==> flow/design.v <==
module chipmunk
	#(parameter addrSize = 12)
	(input clk,
	 input reset,
	 input [addrSize-1:0] startPC,
	 input [7:0] dataBus,
	 output [7:0] dataBusWrite,
	 output reg [addrSize-1:0] addrBus,
	 output weMem,
	 output done);
	reg [7:0] aReg;               
	reg [7:0] xReg;               
	reg [7:0] yReg;               
	reg [5:0] spReg;              
	reg [addrSize-1:0] pcReg;     
	reg [addrSize-1:0] pcRegAlt;  
	reg [addrSize-1:0] eaReg;     
	reg [7:0] dataReg;            
	wire [7:0] dataRegPlus = dataReg+1;  
	reg cFlagReg, zFlagReg, nFlagReg;
	reg [5:0] opcode;             
	reg [1:0] parameter_size;     
	reg [3:0] state;              
	reg finished;                 
	reg [7:0] dataBusOutput;        
	reg [3:0] nextState;            
	wire [7:0] addSubResult;        
	wire addSubCarryOut;
	wire [7:0] shifterResult;       
	wire shifterCarry;
	wire [7:0] bitOperationResult;  
	wire OpLoadA         = opcode[5:1] == 5'b00000;
	wire OpLoadX         = opcode[5:1] == 5'b00001;
	wire OpLoadY         = opcode[5:1] == 5'b00010;
	wire OpIncDecMem     = opcode[5:2] == 4'b0111 && opcode[0];
	wire OpRolRorMem     = (opcode == 6'b011001 || opcode == 6'b011011);
	wire OpIncDec        = opcode[5:1] == 5'b10101;
	wire OpInxDex        = opcode[5:1] == 5'b10110;
	wire OpInyDey        = opcode[5:1] == 5'b10111;
	wire OpSta           = opcode == 6'b100001;
	wire OpStx           = opcode == 6'b100011;
	wire OpSty           = opcode == 6'b100101;
	wire OpLdaY          = opcode == 6'b101000;
	wire OpStaY          = opcode == 6'b101001;
	wire OpIndexY        = opcode[5:1] == 5'b10100;  
	wire OpSetCarryFlag  = opcode[5:1] == 5'b00011;
	wire OpUseAdder      = opcode[5:3] == 3'b001;
	wire OpUseBitOp      = opcode[5:2] == 4'b0100;
	wire OpUseShifter    = opcode[5:2] == 4'b0110;
	wire OpAdderUseCarry = opcode[5:2] == 4'b0011;
	wire OpCpx           = opcode[5:1] == 5'b01011;
	wire OpCpy           = opcode == 6'b011100;
	wire OpDoCompare     = opcode[5:2] == 4'b0101 || OpCpy;
	wire OpSubtractInstead = OpDoCompare ||                           
	                         (opcode[5:3] == 3'b001 && opcode[1]) ||  
	                         (opcode[5:3] == 3'b101 && opcode[0]);    
	wire aluUseX         = OpCpx || OpInxDex;
	wire aluUseY         = OpCpy || OpInyDey;
	reg OpReadMemory;  
	wire OpReadMemory2   = dataBus[2] && !dataBus[7] && dataBus[7:2] != 6'b000111;  
	wire OpBranch        = opcode[5:3] == 3'b111;  
	wire flagsMatch      = (!opcode[2] && (!opcode[1] || (opcode[0] == nFlagReg)))     
                        || (opcode[2]  && ((!opcode[1] && (opcode[0] == zFlagReg))     
                                         || (opcode[1] && (opcode[0] == cFlagReg))));  
	wire BranchTaken     = OpBranch && flagsMatch;
	always @(posedge clk) begin
		if (!reset)
			finished <= 0;
		else if(state == 4'b0000 && dataBus == 8'h83)  
			finished <= 1;
	end
	always @(posedge clk) begin
		if (!reset)
			state <= 4'b0000;
		else 
			state <= nextState; 
	end
	always @(posedge clk) begin
		if (state == 4'b0000) begin
			opcode <= dataBus[7:2];
			parameter_size <= dataBus[1:0];
			eaReg <= 0;    
			OpReadMemory <= OpReadMemory2;
			dataReg <= (dataBus[7:3] == 5'b10101 || dataBus[7:3] == 5'b10110 || dataBus[7:3] == 5'b10111);
		end else if(state == 4'b0001) begin  
			dataReg <= dataBus;
			eaReg[7:0] <= dataBus;
		end else if(state == 4'b0010 || state == 4'b1111)  
			eaReg[addrSize-1:8] <= dataBus;
		else if(state == 4'b0101)  
			dataReg <= dataBus + (OpIncDecMem ? (opcode[1] ? 8'hff : 8'h01): 0);
		else if (state == 4'b0011 || state == 4'b0100)  
			eaReg <= eaReg + ((state == 4'b0100) ? yReg : xReg);
		else if (state == 4'b0111)  
			eaReg <= {{8{dataReg[7]}}, dataReg[7:0]} + pcReg;
		else if (state == 4'b1110)  
			eaReg[7:0] <= dataBus;
	end
	always @(posedge clk) begin
		if (!reset)
			spReg <= 6'b111111;
		else if (state == 4'b1100 ||
		        (state == 4'b0000 &&
					((dataBus[7:5] == 3'b110 && dataBus[2])  
					|| (dataBus[7:2] == 6'b100111))  
				))
			spReg <= spReg + 1'b1;  
		else if (state == 4'b1000 || state == 4'b1010 || state == 4'b1011)
			spReg <= spReg - 1'b1;  
	end
	wire [7:0] aluLeft = aluUseX ? xReg : (aluUseY ? yReg : aReg);
	assign { addSubCarryOut, addSubResult } = 
		OpAdderUseCarry ? (OpSubtractInstead ?  
			aluLeft + {1'b0, ~dataReg[7:0]} + cFlagReg
			: aluLeft + dataReg + cFlagReg)
		: (OpSubtractInstead ?  
			aluLeft + {1'b0, ~dataReg[7:0]} + 1'b1  
			: aluLeft + dataReg);
	assign bitOperationResult = opcode[1] ? (aReg ^ dataReg) : ~(aReg | dataReg);
	wire [7:0] shifterLeft = opcode[0] ? dataReg : aReg;
	assign shifterResult = opcode[1] ?  
			(shifterLeft >> 1) | ((opcode[0] && cFlagReg) ? 8'b10000000 : 8'b00000000)  
			:(shifterLeft << 1) | ((opcode[0] && cFlagReg) ? 8'b00000001 : 8'b00000000);
	assign shifterCarry = opcode[1] ? shifterLeft[0] : shifterLeft[7];
	always @(posedge clk) begin
		if (state == 4'b0110) begin
			if (OpLoadA || OpLdaY)  
				aReg <= dataReg;
			else if (OpUseAdder || OpIncDec)  
				aReg <= addSubResult;
			else if (OpUseBitOp)  
				aReg <= bitOperationResult;
			else if (OpUseShifter && !opcode[0])  
				aReg <= shifterResult;
			else if (opcode == 6'b100100 || opcode == 6'b100110)  
				aReg <= xReg;
		end else if(state == 4'b1001 && opcode[2:1] == 2'b01)  
			aReg <= dataBus;
	end
	always @(posedge clk) begin
		if (state == 4'b0110) begin
			if (OpLoadX)  
				xReg <= dataReg;
			else if(OpInxDex)  
				xReg <= addSubResult;
			else if (opcode == 6'b100010 || opcode == 6'b100110)  
				xReg <= aReg;
		end else if(state == 4'b1001 && opcode[2:1] == 2'b10)  
			xReg <= dataBus;
	end
	always @(posedge clk) begin
		if (state == 4'b0110) begin
			if (OpLoadY)  
				yReg <= dataReg;
			else if(OpInyDey)  
				yReg <= addSubResult;
		end else if(state == 4'b1001 && opcode[2:1] == 2'b11)  
			yReg <= dataBus;
	end
	always @(posedge clk) begin
		if (state == 4'b0110) begin
			if (OpSetCarryFlag)  
				cFlagReg <= opcode[0];
			else if (OpUseAdder || OpDoCompare || OpIncDec || OpInxDex || OpInyDey) begin  
				nFlagReg <= addSubResult[7];
				zFlagReg <= (addSubResult == 8'b00000000) ? 1 : 0;
				if (OpUseAdder || OpDoCompare)  
					cFlagReg <= addSubCarryOut;
			end else if(OpUseBitOp) begin
				nFlagReg <= bitOperationResult[7];
				zFlagReg <= (bitOperationResult == 8'b00000000) ? 1 : 0;
			end else if(OpUseShifter) begin
				nFlagReg <= shifterResult[7];
				zFlagReg <= (shifterResult == 8'b00000000) ? 1 : 0;
				cFlagReg <= shifterCarry;
			end else if(OpLoadA || OpLoadX || OpLoadY || OpIncDecMem) begin
				nFlagReg <= dataReg[7];
				zFlagReg <= (dataReg == 8'b00000000) ? 1 : 0;
			end
		end else if(state == 4'b1001 && opcode[2:1] == 2'b00)
			{nFlagReg, zFlagReg, cFlagReg} <= dataBus[2:0];
	end
	always @(posedge clk) begin
		if (!reset)
			pcReg <= startPC; 
		else if(state == 4'b0000 || state == 4'b0001 || state == 4'b0010)
			pcReg <= pcReg + 1'b1;
		else if(state == 4'b0110 && BranchTaken) begin
			pcRegAlt <= pcReg;                  
			pcReg <= eaReg;
		end else if(state == 4'b1100) begin
			pcRegAlt[7:0] <= dataBus;           
		end else if(state == 4'b1101) begin
			pcReg <= {pcRegAlt[7:0], dataBus};  
		end
	end
	always @* begin
		case (state)
			4'b0101, 4'b0110:  
				addrBus <= eaReg;
			4'b1000, 4'b1001, 4'b1010, 4'b1011, 4'b1100, 4'b1101: 
				addrBus <= { {(addrSize-9){1'b0}}, 1'b1, 1'b1, 1'b1, spReg };  
			4'b0000, 4'b0001, 4'b0010:  
				addrBus <= pcReg;
			4'b1110:
				addrBus <= {{(addrSize-8){1'b0}}, dataReg};
			4'b1111:
				addrBus <= {{(addrSize-8){1'b0}}, dataRegPlus};
			default:
				addrBus <= {addrSize{1'b0}};
		endcase
	end
	always @* begin
		if (state == 4'b0110 && (OpSta || OpStaY))
			dataBusOutput <= aReg;
		else if (state == 4'b0110 && OpStx)
			dataBusOutput <= xReg;
		else if (state == 4'b0110 && OpSty)
			dataBusOutput <= yReg;
		else if (state == 4'b0110 && OpRolRorMem)  
			dataBusOutput <= shifterResult;
		else if (state == 4'b0110 && OpIncDecMem)  
			dataBusOutput <= dataReg;
		else if (state == 4'b1000)  
			dataBusOutput <= (opcode[2:1] == 2'b00) ? {1'b0, 1'b0, 1'b0, 1'b0, 1'b0, nFlagReg, zFlagReg, cFlagReg} :
			                 (opcode[2:1] == 2'b01) ? aReg :
			                 (opcode[2:1] == 2'b10) ? xReg :
			                 yReg;
		else if (state == 4'b1010)
			dataBusOutput <= pcRegAlt[7:0];
		else if (state == 4'b1011)
			dataBusOutput <= { {(16-addrSize){1'b0}}, pcRegAlt[addrSize-1:8] };
		else
			dataBusOutput <= 8'b00000000;
	end
	wire writeCycle =  ((state == 4'b0110 && (OpSta || OpStx || OpSty || OpStaY || OpIncDecMem || OpRolRorMem)) || state == 4'b1000 || state == 4'b1010 || state == 4'b1011);
	assign weMem = !writeCycle;  
	assign dataBusWrite = dataBusOutput;  
	assign done = finished;
	always @* begin		
		case (state)
			4'b0000:
				nextState = (dataBus[7:2] == 6'b100111) ? 4'b1100 :
					((dataBus[7:5] == 3'b110 && !dataBus[2]) ? 4'b1000 : 
					((dataBus[7:5] == 3'b110 && dataBus[2]) ? 4'b1001 :
					(dataBus[0] || dataBus[1]) ? 4'b0001 :
					(OpReadMemory2 ? 4'b0101 : 4'b0110)));
			4'b0001:
				nextState = parameter_size[1] ? 4'b0010 :   
				           (OpReadMemory ? 4'b0101 :     
				           (OpBranch ? 4'b0111 :          
				           (OpIndexY ? 4'b1110 :                 
				           4'b0110)));                         
			4'b0010:
				nextState = parameter_size[0] ? 4'b0011 :         
				(OpReadMemory ? 4'b0101 :                
				(OpIndexY ? 4'b0100 :                             
				4'b0110));
			4'b0011:
				nextState = OpReadMemory ? 4'b0101 : 4'b0110;
			4'b0101, 4'b0111:               
				nextState = 4'b0110;
			4'b0110:
				nextState = (BranchTaken && opcode[2:0] == 3'b001) ? 4'b1010 : 4'b0000;  
			4'b1011, 4'b1101, 4'b1001, 4'b1000:
				nextState = 4'b0000;
			4'b0100:
				nextState = OpLdaY ? 4'b0101 : 4'b0110;
			4'b1100:
				nextState = 4'b1101;
			4'b1010:
				nextState = 4'b1011;
			4'b1110:  
				nextState = 4'b1111;
			4'b1111:  
				nextState = 4'b0100;
		endcase
	end
endmodule
# --- Step by step through the tools: chipmunk ---
# Tool output for the design above, in the order of the flow.
# Line numbers count from 1 in the design file above.
# Operators: Yosys type, input widths -> output width; for muxes data width and select width s.
design:
  top_module: "chipmunk"
  clk_port: "clk"
  lib: "sky130hd"
  pvt_corner: "tt_025C_1v80"

# --- After elaboration ---
# Source: Yosys, flattened and elaborated, memories not mapped. Widths are those after wreduce. Registers that Yosys merges into a memory's read port (data or address) are not register bits. Print and check cells do not count. Equal cells are merged and count once.
word_totals:
  rom_bits: 0
  inputBits: 22
  register_bits: 91
  latch_bits: 0
  elab_cells: 320
  clocked_rd_ports_x_width: 0
  ramBits: 0
  memories: 0
op_classes:
  equal: 70
  addsub: 12
  reduce_logical: 106
  multipliers: 0
  n_shift: 0
  div_mod_pow: 0
  cmp: 0
  logic: 8
  mux: 106
op_table:
  columns: ["operator", "n"]
  rows:
  - ["$mux 8", 47]
  - ["$pmux 12 s5", 1]
  - ["$mux 12", 5]
  - ["$eq 6x6->1 const B", 9]
  - ["$mux 4", 13]
  - ["$pmux 4 s12", 1]
  - ["$logic_or 1x1->1", 40]
  - ["$eq 5x5->1 const B", 7]
  - ["$eq 4x3->1 const B", 8]
  - ["$eq 4x4->1 const B", 8]
  - ["$logic_not 8->1", 4]
  - ["$logic_and 1x1->1", 28]
  - ["$mux 1", 27]
  - ["$mux 9", 3]
  - ["$ne 4x4->1 const B", 5]
  - ["$eq 6x5->1 const B", 3]
  - ["$add 8x8->9", 2]
  - ["$add 9x1->9", 2]
  - ["$not 8->8", 2]
  - ["$reduce_and 3->1", 5]
  - ["$add 12x1->12 const B", 1]
  - ["$add 12x12->12", 1]
  - ["$add 12x8->12", 1]
  - ["$reduce_bool 2->1", 6]
  - ["$eq 4x2->1 const B", 3]
  - ["$mux 6", 2]
  - ["$reduce_and 2->1", 5]
  - ["$eq 5x2->1 const B", 2]
# Not listed: further kinds 40, cells in them 61.

# --- Logic depth ---
# Yosys ltp: most cells in a row. Word level: on the elaborated netlist, between registers, memories and ports. Mapped: between sequential cells and ports; inverters and the memories' decode and read muxes count.
logic_depth:
  ltp_word: 13
  ABC_AREA: 0
  ltp_mapped: 23
  mapped_depth_nobuf: 20

# --- Netlist ---
# The flow's flattened synthesis, as Yosys stat reports it; memories are mapped. The netlist is that of the ABC_AREA named above (0 if unset); the other value can give another one.
mapped:
  buf_cells: 90
  yosys_area_um2: 10352.4
  stdcells: 1280
  flip_flops: 103
  sequential_area_um2: 2742.6
by_type:
  columns: ["cell", "n", "area_total_um2"]
  rows:
  - ["sky130_fd_sc_hd__edfxtp_1", 68, 2.04E+03]
  - ["sky130_fd_sc_hd__ha_1", 61, 763.232]
  - ["sky130_fd_sc_hd__dfxtp_1", 35, 700.672]
  - ["sky130_fd_sc_hd__mux2i_1", 58, 580.557]
  - ["sky130_fd_sc_hd__a21oi_1", 93, 465.446]
  - ["sky130_fd_sc_hd__o21ai_0", 91, 455.437]
  - ["sky130_fd_sc_hd__nand2_1", 119, 446.678]
  - ["sky130_fd_sc_hd__xnor2_1", 49, 429.162]
  - ["sky130_fd_sc_hd__nor2_1", 114, 427.91]
  - ["sky130_fd_sc_hd__mux2_2", 28, 315.302]
  - ["sky130_fd_sc_hd__a211oi_1", 34, 255.245]
  - ["sky130_fd_sc_hd__clkbuf_1", 66, 247.738]
  - ["sky130_fd_sc_hd__nor3_1", 43, 215.206]
  - ["sky130_fd_sc_hd__inv_1", 57, 213.955]
  - ["sky130_fd_sc_hd__nand3_1", 34, 170.163]
  - ["sky130_fd_sc_hd__a21o_1", 19, 142.637]
  - ["sky130_fd_sc_hd__nor2b_1", 22, 137.632]
  - ["sky130_fd_sc_hd__fa_1", 6, 120.115]
# Other cell types: 72; their cells: 283.

# --- Timing after synthesis ---
# OpenSTA on the mapped netlist: ideal clock, no wires. The path of least setup slack (recovery checks aside). Input and output delay are each 20% of the period. Register names are those of the netlist, which keeps one name where synthesis merged equal registers.
synth_timing:
  path_type: "reg2reg"
  from: "register opcode[1]"
  to: "register nFlagReg"
  slack_ns: 0.072
  path_delay_ns: 4.927
  clock_period_ns: 5.0
  arrival_time_ns: 4.747
  path_stages: 20
  required_ns: 4.820
  synth_period_reached_ns: 4.928
# "path_delay_ns" is the arrival time less input delay plus setup time.
# "path_stages" counts driving pins, that of a launching flip-flop among them; a cell with two outputs on the path counts twice.
# "synth_period_reached_ns" = period - worst setup slack (recovery checks aside). The figure is calculated, with input and output delays left at 20% of the set period.
# Between the ends stands the longest chain of elaborated cells between them, by number of cells; it is not shown to be the way that was timed. Of several equally long chains one is given.
# A line is the first line of the expression or statement that the cell stems from. Yosys adds cells for indexed reads and writes and turns some case tables into memories.
# At most two assigning lines are given for a register; there are more.
# Ways into the end's enable are left out, as the timed path ends at the data pin.
synth_via:
  cell_sequence: "sky130_fd_sc_hd__edfxtp_1 -> sky130_fd_sc_hd__buf_2 -> sky130_fd_sc_hd__buf_2 -> sky130_fd_sc_hd__buf_2 -> sky130_fd_sc_hd__o31ai_1 -> sky130_fd_sc_hd__and3_1 -> sky130_fd_sc_hd__clkbuf_1 -> sky130_fd_sc_hd__mux2i_1 -> sky130_fd_sc_hd__o21ai_0 -> sky130_fd_sc_hd__ha_1 -> sky130_fd_sc_hd__fa_1 -> sky130_fd_sc_hd__xor2_2 -> sky130_fd_sc_hd__o2111ai_1 -> sky130_fd_sc_hd__or4_4 -> sky130_fd_sc_hd__o31a_1 -> sky130_fd_sc_hd__nor3_1 -> sky130_fd_sc_hd__o21ba_1 -> sky130_fd_sc_hd__or2_1 -> sky130_fd_sc_hd__mux2_1 -> sky130_fd_sc_hd__o311ai_1"
  elab_chain_cells: 11
  cells_between: 43
  cone_classes: "5 x add/sub; 8 x eq/ne; 14 x mux; 16 x reduce/logical"
synth_lines:
  columns: ["item", "line", "text"]
  rows:
  - ["start: declaration", 21, "reg [5:0] opcode;"]
  - ["start: assignment", 80, "opcode <= dataBus[7:2];"]
  - ["$eq 6x5->1", 52, "wire OpCpy = opcode == 6'b011100;"]
  - ["$logic_or 1x1->1", 58, "wire aluUseY = OpCpy || OpInyDey;"]
  - ["$mux 8 (2 in a row)", 111, "wire [7:0] aluLeft = aluUseX ? xReg : (aluUseY ? yReg : aReg);"]
  - ["$add 8x8->9", 117, "aluLeft + {1'b0, ~dataReg[7:0]} + 1'b1"]
  - ["$add 9x1->9", 117, null]
  - ["$mux 9", 116, ": (OpSubtractInstead ?"]
  - ["$mux 9", 113, "OpAdderUseCarry ? (OpSubtractInstead ?"]
  - ["$mux 1", 164, "else if (OpUseAdder || OpDoCompare || OpIncDec || OpInxDex || OpInyDey) begin"]
  - ["$mux 1", 162, "if (OpSetCarryFlag)"]
  - ["$mux 1", 161, "if (state == 4'b0110) begin"]
  - ["end: assignment", 165, "nFlagReg <= addSubResult[7];"]
  - ["end: assignment", 170, "nFlagReg <= bitOperationResult[7];"]
  - ["end: declaration", 20, "reg cFlagReg, zFlagReg, nFlagReg;"]

# --- Worst path after layout ---
# Path of least setup slack in the final report of flow run 2 (OpenROAD, finished layout, wires in). Where an end is a register, its clock arrival counts in the times.
layout_timing:
  path_type: "reg2reg"
  from: "register opcode[4]"
  to: "register nFlagReg"
  required_ns: 4.44
  clock_period_ns: 4.26
  arrival_time_ns: 4.46
  slack_ns: -0.02
  path_stages: 18
# Between the ends stands the longest chain of elaborated cells between them, by number of cells; it is not shown to be the way that was timed. Of several equally long chains one is given.
# At most two assigning lines are given for a register; there are more.
# Ways into the end's enable are left out, as the timed path ends at the data pin.
layout_via:
  cell_sequence: "sky130_fd_sc_hd__edfxtp_1 -> sky130_fd_sc_hd__buf_6 -> sky130_fd_sc_hd__nand2b_4 -> sky130_fd_sc_hd__o31ai_2 -> sky130_fd_sc_hd__and3_4 -> sky130_fd_sc_hd__mux2i_1 -> sky130_fd_sc_hd__o21ai_1 -> sky130_fd_sc_hd__ha_2 -> sky130_fd_sc_hd__fa_2 -> sky130_fd_sc_hd__a211oi_4 -> sky130_fd_sc_hd__o2111ai_1 -> sky130_fd_sc_hd__or4_4 -> sky130_fd_sc_hd__o21ai_2 -> sky130_fd_sc_hd__o311ai_2 -> sky130_fd_sc_hd__o21ba_2 -> sky130_fd_sc_hd__or2_1 -> sky130_fd_sc_hd__mux2_1 -> sky130_fd_sc_hd__o311ai_1"
  elab_chain_cells: 11
  cells_between: 47
  cone_classes: "5 x add/sub; 15 x eq/ne; 11 x mux; 16 x reduce/logical"
layout_lines:
  columns: ["item", "line", "text"]
  rows:
  - ["start: declaration", 21, "reg [5:0] opcode;"]
  - ["start: assignment", 80, "opcode <= dataBus[7:2];"]
  - ["$eq 6x5->1", 52, "wire OpCpy = opcode == 6'b011100;"]
  - ["$logic_or 1x1->1", 58, "wire aluUseY = OpCpy || OpInyDey;"]
  - ["$mux 8 (2 in a row)", 111, "wire [7:0] aluLeft = aluUseX ? xReg : (aluUseY ? yReg : aReg);"]
  - ["$add 8x8->9", 117, "aluLeft + {1'b0, ~dataReg[7:0]} + 1'b1"]
  - ["$add 9x1->9", 117, null]
  - ["$mux 9", 116, ": (OpSubtractInstead ?"]
  - ["$mux 9", 113, "OpAdderUseCarry ? (OpSubtractInstead ?"]
  - ["$mux 1", 164, "else if (OpUseAdder || OpDoCompare || OpIncDec || OpInxDex || OpInyDey) begin"]
  - ["$mux 1", 162, "if (OpSetCarryFlag)"]
  - ["$mux 1", 161, "if (state == 4'b0110) begin"]
  - ["end: assignment", 165, "nFlagReg <= addSubResult[7];"]
  - ["end: assignment", 170, "nFlagReg <= bitOperationResult[7];"]
  - ["end: declaration", 20, "reg cFlagReg, zFlagReg, nFlagReg;"]

# Module chipmunk, platform sky130hd: 2 stored runs of the flow (Yosys, OpenROAD) with differing settings, in no particular order. Input and output delays are each 20% of the period that was set; the output load is 0.01 pF.
# "timing.achieved_period_ns" = clock period - worst setup slack. The figure is calculated, with input and output delays left at 20% of the set period.
# "worst_path_allowed_less_slack_ns" is the time allowed to the run's worst setup path (the clock period less input and output delay, where it has them) less its slack. Clock arrival times count: a late capture clock shortens it, a late launch clock lengthens it.
# "final_power_mw": no workload was simulated; the value follows from the tool's default switching activity.
runs:
  - name: "flow run 1"
    settings:
      ABC_AREA: 1
      CAP_MARGIN: 25
      CORE_ASPECT_RATIO: 0.78
      CORE_UTILIZATION: 52
      CTS_CLUSTER_DIAMETER: 110
      MIN_ROUTING_LAYER: "met2"
      PLACE_DENSITY_LB_ADDON: 0.09
      SLEW_MARGIN: 40
      TNS_END_PERCENT: 95
      period_ns: 6.96
      CORE_MARGIN: 2
    outcome: "did not finish, routing stopped with GRT-0116"
  - name: "flow run 2"
    settings:
      ABC_AREA: 0
      CELL_PAD_IN_SITES_GLOBAL_PLACEMENT: 1
      CORE_ASPECT_RATIO: 1.16
      CORE_UTILIZATION: 37
      CTS_CLUSTER_DIAMETER: 194
      CTS_CLUSTER_SIZE: 13
      GPL_TIMING_DRIVEN: 1
      MAX_ROUTING_LAYER: "met5"
      SETUP_SLACK_MARGIN: 0.85
      TNS_END_PERCENT: 70
      period_ns: 4.26
      CAP_MARGIN: 20
      CORE_MARGIN: 2
      SLEW_MARGIN: 20
    results:
      util_pct: 49.3
      final_setup_ws_ns: -0.020
      synthesis_area_um2: 10352.4
      hold_worst_slack_ns: 0.473
      final_power_mw: 4.173
      die_area_um2: 29336.8
      finalCellArea_um2: 13477.9
      worst_path_allowed_less_slack_ns: 4.28
      critical_path_type: "reg2reg"
      timing.achieved_period_ns: 4.280
      fin_tns_ns: -0.023
